==> flow/design.v <==
module gift_shop_part1(
    input clk, 
    input rst,
    input [31:0] data_in,   
    input valid_in,         
    output ready,       
    output reg finished,
    output reg [63:0] result
);
    localparam LENGTH = 34; 
    localparam HEX_LENGTH = 40;
    reg [1:0] word_cnt;
    reg [79:0] range_buffer;
    reg range_ready;
    wire [HEX_LENGTH-1:0] range_start_in;
    wire [HEX_LENGTH-1:0] range_end_in;
    assign range_start_in = range_buffer[79:40];
    assign range_end_in = range_buffer[39:0];
    assign ready = !rst;  
    reg stage1_valid;
    reg [HEX_LENGTH-1:0] stage1_range_start;
    reg [HEX_LENGTH-1:0] stage1_range_end;
    reg [31:0] stage1_start_len;
    reg [31:0] stage1_end_len;
    reg stage2_valid;
    reg [HEX_LENGTH-1:0] stage2_range_start;
    reg [HEX_LENGTH-1:0] stage2_range_end;
    reg [31:0] stage2_start_len;
    reg stage3_valid;
    reg [39:0] stage3_high_nibbles_start, stage3_high_nibbles_end;
    reg [39:0] stage3_low_nibbles_start,  stage3_low_nibbles_end;
    reg [31:0] stage3_half_len;
    reg stage4_valid;
    reg [31:0] stage4_half_len;
    reg [319:0] stage4_t_fstart, stage4_t_fend;
    reg [319:0] stage4_t_sstart, stage4_t_send;
    reg stage5_valid;
    reg [31:0] stage5_half_len;
    reg [159:0] stage5_L1_fstart, stage5_L1_fend;
    reg [159:0] stage5_L1_sstart, stage5_L1_send;
    reg stage6_valid;
    reg [31:0] stage6_half_len;
    reg [31:0] stage6_f_start, stage6_f_end;
    reg [31:0] stage6_s_start, stage6_s_end;
    reg stage7_valid;
    reg stage7_range_valid;
    reg [31:0] stage7_half_start;
    reg [31:0] stage7_half_end;
    reg [31:0] stage7_half_len;
    wire [31:0] stage2_half_len_wire;
    reg stage8_valid;
    reg stage8_range_valid;
    reg [31:0] stage8_mul_const;
    reg [31:0] stage8_sum_const;
    reg [31:0] stage8_addition;
    reg [31:0] stage8_half_len;
    wire [31:0] stage7_sub_const;
    reg stage10_valid, stage10_range_valid;
    reg [63:0] stage10_prod_mid;    
    reg [31:0] stage10_addition_q; 
    reg [31:0] stage10_half_len_q;
    reg stage9_valid, stage9_range_valid;
    reg [63:0] stage9_prod_partial;
    reg [31:0] stage9_addition_q;
    reg [31:0] stage9_half_len_q;
    reg [63:0] stage12_factor;
    reg  stage11_valid;
    reg stage11_range_valid;
    reg [63:0] stage11_immediate_sum;
    reg [31:0] stage11_half_len;
    reg stage12_valid, stage12_range_valid;
    reg [63:0] stage12_immediate_sum;
    reg stage13_valid, stage13_range_valid;
    reg [63:0] stage13_prod_partial;
    reg stage14_valid;
    reg stage14_range_valid;
    reg [63:0] stage14_result;
    reg [63:0] sum;
    reg [31:0] ranges_completed;
    function [31:0] length;
        input [HEX_LENGTH-1:0] number;
        begin
            if(number[39:36] != 0) length = 32'd10;
            else if(number[35:32] != 0) length = 32'd9;
            else if(number[31:28] != 0) length = 32'd8;
            else if(number[27:24] != 0) length = 32'd7;
            else if(number[23:20] != 0) length = 32'd6;
            else if(number[19:16] != 0) length = 32'd5;
            else if(number[15:12] != 0) length = 32'd4;
            else if(number[11:8] != 0) length = 32'd3;
            else if(number[7:4] != 0) length = 32'd2;
            else length = 32'd1;
        end
    endfunction
    function [319:0] extract_decimal_stage1; 
        input [39:0] bcd;
        input [31:0] num_digits;
        reg [31:0] t0, t1, t2, t3, t4, t5, t6, t7, t8, t9;
        begin
            t0 = (num_digits >= 1) ? bcd[3:0] : 32'd0;
            t1 = (num_digits >= 2) ? bcd[7:4] * 10 : 32'd0;
            t2 = (num_digits >= 3) ? bcd[11:8] * 100 : 32'd0;
            t3 = (num_digits >= 4) ? bcd[15:12] * 1000 : 32'd0;
            t4 = (num_digits >= 5) ? bcd[19:16] * 10000 : 32'd0;
            t5 = (num_digits >= 6) ? bcd[23:20] * 100000 : 32'd0;
            t6 = (num_digits >= 7) ? bcd[27:24] * 1000000 : 32'd0;
            t7 = (num_digits >= 8) ? bcd[31:28] * 10000000 : 32'd0;
            t8 = (num_digits >= 9) ? bcd[35:32] * 100000000 : 32'd0;
            t9 = (num_digits >= 10) ? bcd[39:36] * 1000000000 : 32'd0;
            extract_decimal_stage1 = {t9, t8, t7, t6, t5, t4, t3, t2, t1, t0};
        end
    endfunction
    function [159:0] extract_decimal_stage2; 
        input [319:0] stage1_output;  
        reg [31:0] t0, t1, t2, t3, t4, t5, t6, t7, t8, t9;
        reg [31:0] sum_L1_0, sum_L1_1, sum_L1_2, sum_L1_3, sum_L1_4;
        begin
            t0 = stage1_output[31:0];
            t1 = stage1_output[63:32];
            t2 = stage1_output[95:64];
            t3 = stage1_output[127:96];
            t4 = stage1_output[159:128];
            t5 = stage1_output[191:160];
            t6 = stage1_output[223:192];
            t7 = stage1_output[255:224];
            t8 = stage1_output[287:256];
            t9 = stage1_output[319:288];
            sum_L1_0 = t0 + t1;
            sum_L1_1 = t2 + t3;
            sum_L1_2 = t4 + t5;
            sum_L1_3 = t6 + t7;
            sum_L1_4 = t8 + t9;
            extract_decimal_stage2 = {sum_L1_4, sum_L1_3, sum_L1_2, sum_L1_1, sum_L1_0};
        end
    endfunction
    function [31:0] extract_decimal_stage3;
        input [159:0] stage2_output; 
        reg [31:0] sum_L1_0, sum_L1_1, sum_L1_2, sum_L1_3, sum_L1_4;
        reg [31:0] sum_L2_0, sum_L2_1, sum_L2_2;
        begin
            sum_L1_0 = stage2_output[31:0];
            sum_L1_1 = stage2_output[63:32];
            sum_L1_2 = stage2_output[95:64];
            sum_L1_3 = stage2_output[127:96];
            sum_L1_4 = stage2_output[159:128];
            sum_L2_0 = sum_L1_0 + sum_L1_1;
            sum_L2_1 = sum_L1_2 + sum_L1_3;
            sum_L2_2 = sum_L1_4;
            extract_decimal_stage3 = sum_L2_0 + sum_L2_1 + sum_L2_2;
        end
    endfunction
    function [63:0] power_ten;
        input [31:0] exp;
        begin
            case(exp)
                0: power_ten = 64'd1;
                1: power_ten = 64'd10;
                2: power_ten = 64'd100;
                3: power_ten = 64'd1000;
                4: power_ten = 64'd10000;
                5: power_ten = 64'd100000;
                default: power_ten = 64'd1;
            endcase
        end
    endfunction
    localparam CHUNK1 = 2'd0;
    localparam CHUNK2 = 2'd1;
    localparam CHUNK3 = 2'd2;
    always @(posedge clk) begin
        if (rst) begin
            word_cnt <= 0;
            range_ready <= 0;
        end else begin
            range_ready <= 0;
            if (valid_in && ready) begin
                case(word_cnt)
                    CHUNK1: begin
                        range_buffer[31:0] <= data_in;
                        word_cnt <= 2'd1;
                    end
                    CHUNK2: begin
                        range_buffer[63:32] <= data_in;
                        word_cnt <= 2'd2;
                    end
                    CHUNK3: begin
                        range_buffer[79:64] <= data_in[15:0];
                        range_ready <= 1;
                        word_cnt <= 2'd0;
                    end
                endcase
            end
        end
    end
    always @(posedge clk) begin
        if (rst) begin
            stage1_valid <= 0;
        end else begin
            if (range_ready) begin
                stage1_valid <= 1;
                stage1_range_start <= range_start_in;
                stage1_range_end <= range_end_in;
                stage1_start_len <= length(range_start_in);
                stage1_end_len <= length(range_end_in);
            end else begin
                stage1_valid <= 0;
            end
        end
    end
    always @(posedge clk) begin
        if (rst) begin
            stage2_valid <= 0;
        end else begin
            if (stage1_valid) begin
                if (stage1_start_len[0] == 1'b1 && stage1_end_len[0] == 1'b1 && 
                    stage1_start_len >= stage1_end_len) begin
                    stage2_range_start <= 40'h0000000002;
                    stage2_range_end <= 40'h0000000001;
                    stage2_start_len <= 32'd2;
                    stage2_valid <= 1;
                end else begin
                    if (stage1_start_len[0] == 1'b1) begin
                        stage2_range_start <= 40'h1 << (stage1_start_len << 2);
                        stage2_start_len <= stage1_start_len + 1;
                    end else begin
                        stage2_range_start <= stage1_range_start;
                        stage2_start_len <= stage1_start_len;
                    end
                    if (stage1_end_len[0] == 1'b1) begin 
                        stage2_range_end <= 40'h9999999999;
                    end else begin
                        stage2_range_end <= stage1_range_end;
                    end
                    stage2_valid <= 1;
                end
            end else begin
                stage2_valid <= 0;
            end
        end
    end
    assign stage2_half_len_wire = stage2_start_len >> 1;
    always @(posedge clk) begin
        if (rst) begin
            stage3_valid <= 0;
        end else begin
            stage3_valid <= stage2_valid;
            if (stage2_valid) begin
                stage3_half_len <= stage2_half_len_wire;
                stage3_high_nibbles_start <= stage2_range_start >> (stage2_half_len_wire << 2);
                stage3_high_nibbles_end <= stage2_range_end >> (stage2_half_len_wire << 2);
                stage3_low_nibbles_start <= stage2_range_start;
                stage3_low_nibbles_end <= stage2_range_end;
            end
        end
    end
    always @(posedge clk) begin
        if (rst) begin
            stage4_valid <= 0;
        end else begin
            stage4_valid <= stage3_valid;
            if (stage3_valid) begin
                stage4_half_len <= stage3_half_len;
                stage4_t_fstart <= extract_decimal_stage1(stage3_high_nibbles_start, stage3_half_len);
                stage4_t_fend <= extract_decimal_stage1(stage3_high_nibbles_end, stage3_half_len);
                stage4_t_sstart <= extract_decimal_stage1(stage3_low_nibbles_start, stage3_half_len);
                stage4_t_send <= extract_decimal_stage1(stage3_low_nibbles_end, stage3_half_len);
            end
        end
    end
    always @(posedge clk) begin
        if (rst) begin
            stage5_valid <= 0;
        end else begin
            stage5_valid <= stage4_valid;
            if (stage4_valid) begin
                stage5_half_len <= stage4_half_len;
                stage5_L1_fstart <= extract_decimal_stage2(stage4_t_fstart);
                stage5_L1_fend <= extract_decimal_stage2(stage4_t_fend);
                stage5_L1_sstart <= extract_decimal_stage2(stage4_t_sstart);
                stage5_L1_send <= extract_decimal_stage2(stage4_t_send);
            end
        end
    end
    always @(posedge clk) begin
        if (rst) begin
            stage6_valid <= 0;
        end else begin
            stage6_valid <= stage5_valid;
            if (stage5_valid) begin
                stage6_half_len <= stage5_half_len;
                stage6_f_start <= extract_decimal_stage3(stage5_L1_fstart);
                stage6_f_end <= extract_decimal_stage3(stage5_L1_fend);
                stage6_s_start <= extract_decimal_stage3(stage5_L1_sstart);
                stage6_s_end <= extract_decimal_stage3(stage5_L1_send);
            end
        end
    end
    always @(posedge clk) begin
        if (rst) begin
            stage7_valid <= 0;
            stage7_range_valid <= 0;
        end else begin
            stage7_valid <= stage6_valid;
            stage7_range_valid <= stage6_valid;
            if (stage6_valid) begin
                stage7_half_len <= stage6_half_len;
                stage7_half_start <= (stage6_s_start > stage6_f_start) ? (stage6_f_start + 1) : stage6_f_start;
                stage7_half_end <= (stage6_s_end < stage6_f_end) ? (stage6_f_end - 1) : stage6_f_end;
            end
        end
    end 
    assign stage7_sub_const = stage7_half_end - stage7_half_start;
    always @(posedge clk) begin
        if (rst) begin
            stage8_valid <= 0;
            stage8_range_valid <= 0;
        end else begin
            stage8_range_valid <= stage7_range_valid;
            if (stage7_valid && (stage7_half_end >= stage7_half_start)) begin
                stage8_sum_const <= stage7_half_start + stage7_half_end;
                stage8_half_len <= stage7_half_len;
                if (stage7_sub_const[0]) begin
                    stage8_addition <= 0;
                    stage8_mul_const <= (stage7_sub_const >> 1) + 1;
                end else begin
                    stage8_addition <= (stage7_half_start + stage7_half_end) >> 1;
                    stage8_mul_const <= stage7_sub_const >> 1;
                end
                stage8_valid <= 1;
            end else begin
                stage8_valid <= 0;
            end
        end
    end
    always @(posedge clk) begin
        if (rst) begin
            stage9_valid <= 0;
            stage9_range_valid <= 0;
        end else begin
            stage9_valid <= stage8_valid;
            stage9_range_valid <= stage8_range_valid;
            if (stage8_valid) begin
                stage9_prod_partial <= stage8_mul_const * stage8_sum_const;
                stage9_addition_q <= stage8_addition;
                stage9_half_len_q <= stage8_half_len;
            end
        end
    end
    always @(posedge clk) begin
        if (rst) begin
            stage10_valid <= 0;
            stage10_range_valid <= 0;
        end else begin
            stage10_valid <= stage9_valid;
            stage10_range_valid <= stage9_range_valid;
            if (stage9_valid) begin
                stage10_prod_mid <= stage9_prod_partial;
                stage10_addition_q <= stage9_addition_q;
                stage10_half_len_q <= stage9_half_len_q;
            end
        end
    end
    always @(posedge clk) begin
        if (rst) begin
            stage11_valid <= 0;
            stage11_range_valid <= 0;
        end else begin
            stage11_valid <= stage10_valid;
            stage11_range_valid <= stage10_range_valid;
            if (stage10_valid) begin
                stage11_immediate_sum <= stage10_prod_mid + stage10_addition_q;
                stage11_half_len <= stage10_half_len_q;
            end
        end
    end
    always @(posedge clk) begin
        if(rst) begin
            stage12_valid <= 0;
            stage12_range_valid <= 0;
        end else begin
            stage12_valid <= stage11_valid;
            stage12_range_valid <= stage11_range_valid;
            stage12_immediate_sum <= stage11_immediate_sum;
            stage12_factor <= power_ten(stage11_half_len) + 1;
        end
    end
    always @(posedge clk) begin
        if (rst) begin
            stage13_valid <= 0;
            stage13_range_valid <= 0;
        end else begin
            stage13_valid <= stage12_valid;
            stage13_range_valid <= stage12_range_valid;
            if (stage12_valid) begin
                stage13_prod_partial <= stage12_immediate_sum * stage12_factor;
            end
        end
    end
    always @(posedge clk) begin
        if (rst) begin
            stage14_valid <= 0;
            stage14_range_valid <= 0;
        end else begin
            stage14_valid <= stage13_valid;
            stage14_range_valid <= stage13_range_valid;
            if (stage13_valid) begin
                stage14_result <= stage13_prod_partial;
            end
        end
    end
    always @(posedge clk) begin
        if (rst) begin
            sum <= 0;
            finished <= 0;
            result <= 0;
            ranges_completed <= 0;
        end else begin
            if (stage14_valid) begin
                sum <= sum + stage14_result;
            end
            if (stage14_range_valid) begin
                ranges_completed <= ranges_completed + 1;
            end
            if (ranges_completed == LENGTH - 1 && stage14_range_valid && !finished) begin
                finished <= 1;
                result <= sum + (stage14_valid ? stage14_result : 64'd0);
            end
        end
    end
endmodule
# Step by step through the tools: gift_shop_part1
# The steps from the RTL of gift_shop_part1 to its reports follow in flow order.
# Lines are those of the file above, counted from 1.
# Library cell names are shortened.
# A cell with n/a has no value.
# setup
top_module,gift_shop_part1
clock_port,clk
lib,sky130hd
lib_corner,tt_025C_1v80

# After elaboration
# Source: Yosys, flattened and elaborated, memories not mapped. Widths are those after wreduce. Registers that Yosys merges into a memory's read port (data or address) are not register bits. Print and check cells do not count. Equal cells are merged and count once.
# word_totals
input_bits,35
register_bits,3384
output_inout_bits,66
wordCells,311
# op_classes
shift,3
n_addsub,47
n_eq,8
reduce_logical,51
n_logic,2
mux,30
cmp,14
n_mul,38
# ops
cell,n
64-bit by 64-bit multiplier with 64-bit output,1
32-bit by 32-bit multiplier with 64-bit output,1
32-bit adder,33
4-bit by 19-bit multiplier with 23-bit output with constant B,4
4-bit by 21-bit multiplier with 23-bit output with constant B,4
4-bit by 17-bit multiplier with 21-bit output with constant B,4
4-bit by 14-bit multiplier with 18-bit output with constant B,4
4-bit by 12-bit multiplier with 16-bit output with constant B,4
4-bit by 10-bit multiplier with 14-bit output with constant B,4
4-bit by 7-bit multiplier with 11-bit output with constant B,4
4-bit by 5-bit multiplier with 9-bit output with constant B,4
4-bit by 32-bit adder with 32-bit output,4
64-bit adder,2
64-bit two-way mux,2
31-bit by 3-bit >= comparator with 1-bit output with constant B,4
32-bit by 1-bit adder with 32-bit output with constant B,3
32-bit two-way mux,3
31-bit by 4-bit >= comparator with 1-bit output with constant B,3
17-bit case mux with 5-bit select,1
4-bit by 3-bit multiplier with 7-bit output with constant B,4
40-bit by 32-bit right shift with 40-bit output,2
40-bit two-way mux,2
4-bit nonzero test,18
32-bit >= comparator,2
64-bit by 1-bit adder with 64-bit output with constant B,1
64-bit by 31-bit adder with 64-bit output,1
31-bit by 2-bit >= comparator with 1-bit output with constant B,2
31-bit by 2-bit equality test with 1-bit output with constant B,2
# Not listed: further kinds 27, cells in them 70.

# Longest topological paths
# Depth = most cells in a row (Yosys ltp): at word level without a register or memory, in the mapped netlist without a sequential cell, where the memories' decode and read muxes count.
# logic_depth
word_depth,9
abc_area,1
mapped_depth,35
depth_no_buf,32

# Synthesis result
# Source: synth_stat.txt of the flow (Yosys; design flattened, memories mapped). It holds for the ABC_AREA given above (unset counts as 0); a run with the other value may have another netlist.
# by_type
cell_type,n,type_area_um2
edfxtp_1,2107,6.33E+04
fa_1,1870,3.74E+04
ha_1,2170,2.72E+04
inv_1,4786,1.8E+04
nand2_1,3698,1.39E+04
a21oi_1,1305,6.53E+03
nor2_1,1539,5776.79
xor2_1,568,4.97E+03
o21ai_0,754,3.77E+03
dfxtp_1,186,3.72E+03
xnor2_1,253,2.22E+03
nand3_1,364,1.82E+03
clkbuf_1,480,1.8E+03
a31oi_1,144,900.864
nor3_1,162,810.778
nand4_1,110,688.16
o21bai_1,71,533.011
o21a_1,68,510.49
# Not listed: further types 51, cells in them 713.
# mapped
flip_flops,2293
buf_cells,529
seqArea_um2,66994.3
yosys_area_um2,198895.8
cells,21348

# Worst setup path after synthesis
# Path of least setup slack by OpenSTA after synthesis, without wires, with an ideal clock, recovery checks aside; 20% of the period is set as input and as output delay. Where synthesis merged equal registers, the netlist keeps one of their names.
# synth_timing
path_type,in2reg
start,input rst
end,register stage4_half_len[0]
setup_slack_ns,-17.472
t_first_pin_ns,2.000
delay_ns,25.472
tclk_ns,10.0
required_ns,8.469
path_buffers,2
in_delay_ns,2.000
arrival_ns,25.941
setup_time_ns,1.531
driving_pins,3
synth_period_reached_ns,27.472
# "delay_ns" = arrival - input delay + setup time.
# "driving_pins" counts driving pins, that of a launching flip-flop among them; a cell with two outputs on the path counts twice.
# "synth_period_reached_ns" is the clock period less the worst setup slack; recovery checks do not enter. This is arithmetic on one report: input and output delays are still those of the set period (20% each).
# The rows between start and end are the longest chain of elaborated cells between them; the timing report does not say that the signal goes this way. Where chains are equally long, one stands for them.
# Each line given opens the expression or statement behind the cell; cells for indexed reads and writes are added by Yosys, which also makes memories of some case tables.
# synth_between
path_cell_list,clkbuf_1 -> clkbuf_1 -> nor2_1
elab_chain_len,2
cone_cells,2
cone_lines,0
classes_between,1 x logic; 1 x reduce/logical
# synth_rtl
element,line_no,text
"start, declared",3,"input rst,"
1-bit inverter,n/a,
2-bit AND reduction,n/a,
"end, assigned",261,stage4_half_len <= stage3_half_len;

# Path in the finished layout
# From the final timing report of run A: the path of least setup slack in the routed layout; clock arrival at registers is part of the times.
# layout_timing
path_type,reg2reg
start,register stage12_factor[2]
end,register stage13_prod_partial[62]
path_buffers,1
required_ns,11.28
setup_slack_ns,1.42
setup_time_ns,0.26
tclk_ns,10.6
arrival_ns,9.86
t_first_pin_ns,0.92
driving_pins,26
# The rows between start and end are the longest chain of elaborated cells between them; the timing report does not say that the signal goes this way. Where chains are equally long, one stands for them.
# layout_between
path_cell_list,edfxtp_1 -> buf_4 -> nand2_1 -> fa_1 -> fa_1 -> inv_1 -> fa_1 -> fa_1 -> inv_1 -> fa_1 -> inv_1 -> fa_1 -> ha_1 -> ha_1 -> fa_1 -> inv_1 -> fa_1 -> inv_1 -> ha_1 -> a21oi_1 -> nor3_1 -> a2111oi_0 -> o21ai_0 -> a31oi_1 -> o21ai_0 -> xor2_1
elab_chain_len,1
cone_cells,1
cone_lines,1
classes_between,1 x mul
# layout_rtl
element,line_no,text
"start, declared",66,reg [63:0] stage12_factor;
"start, assigned",383,stage12_factor <= power_ten(stage11_half_len) + 1;
64-bit by 64-bit multiplier with 64-bit output,394,stage13_prod_partial <= stage12_immediate_sum * stage12_factor;
"end, assigned",394,
"end, declared",74,reg [63:0] stage13_prod_partial;

# Stored flow runs of gift_shop_part1 (4 of them; Yosys, OpenROAD, sky130hd). They differ in their settings and are not a sequence. Constraints: input delay and output delay 20% of the set period each, output load 0.01 pF.
# "achievedPeriod_ns" = clock period - worst setup slack. The figure is calculated, with input and output delays left at 20% of the set period.
# By "worstPathTime_ns" is meant the share of the clock period that the worst setup path is allowed (20% is reserved at inputs, 20% at outputs), minus its slack. Clock arrival times at its registers enter into it.
# "power_total_uw" is the tool's figure for a default switching activity; nothing was simulated.
# Settings: n/a = not set for that run.
item,run A,run B,run C,run D
ABC_AREA,1,0,n/a,n/a
CORE_UTILIZATION,18,24,40,29
GPL_TIMING_DRIVEN,1,n/a,n/a,n/a
MAX_ROUTING_LAYER,met5,met4,n/a,n/a
PLACE_DENSITY_LB_ADDON,0.22,0.04,n/a,n/a
SETUP_SLACK_MARGIN,-0.5,n/a,n/a,n/a
TNS_END_PERCENT,45,n/a,n/a,n/a
period_ns,10.6,16.5,10.0,9.54
CAP_MARGIN,20,35,20,20
CORE_MARGIN,2,2,2,2
SLEW_MARGIN,20,35,20,20
CELL_PAD_IN_SITES_GLOBAL_PLACEMENT,n/a,0,n/a,n/a
CTS_CLUSTER_DIAMETER,n/a,181,n/a,n/a
CTS_CLUSTER_SIZE,n/a,32,n/a,n/a
GPL_ROUTABILITY_DRIVEN,n/a,0,n/a,n/a
HOLD_SLACK_MARGIN,n/a,0.27,n/a,n/a
MIN_ROUTING_LAYER,n/a,met1,n/a,n/a
PLACE_DENSITY,n/a,n/a,0.6,0.6
power_total_uw,34480,17557,32980,34482
total_negative_slack_ns,0.000,0.000,0.000,0.000
worstPathTime_ns,9.18,10.40,9.41,9.19
timing.worst_path_kind,reg2reg,reg2reg,reg2reg,reg2reg
setup_ws_ns,1.418,6.104,0.595,0.346
finish.stdcell_area_um2,227675.0,211803.0,211733.0,214557.0
final_hold_ws_ns,0.377,0.391,0.382,0.361
die_footprint_um2,1113400.0,816999.0,491464.0,676737.0
achievedPeriod_ns,9.182,10.396,9.405,9.194
synth_area_um2,198895.8,194348.9,194348.9,194348.9
finish.utilization_frac,0.206,0.262,0.437,0.321
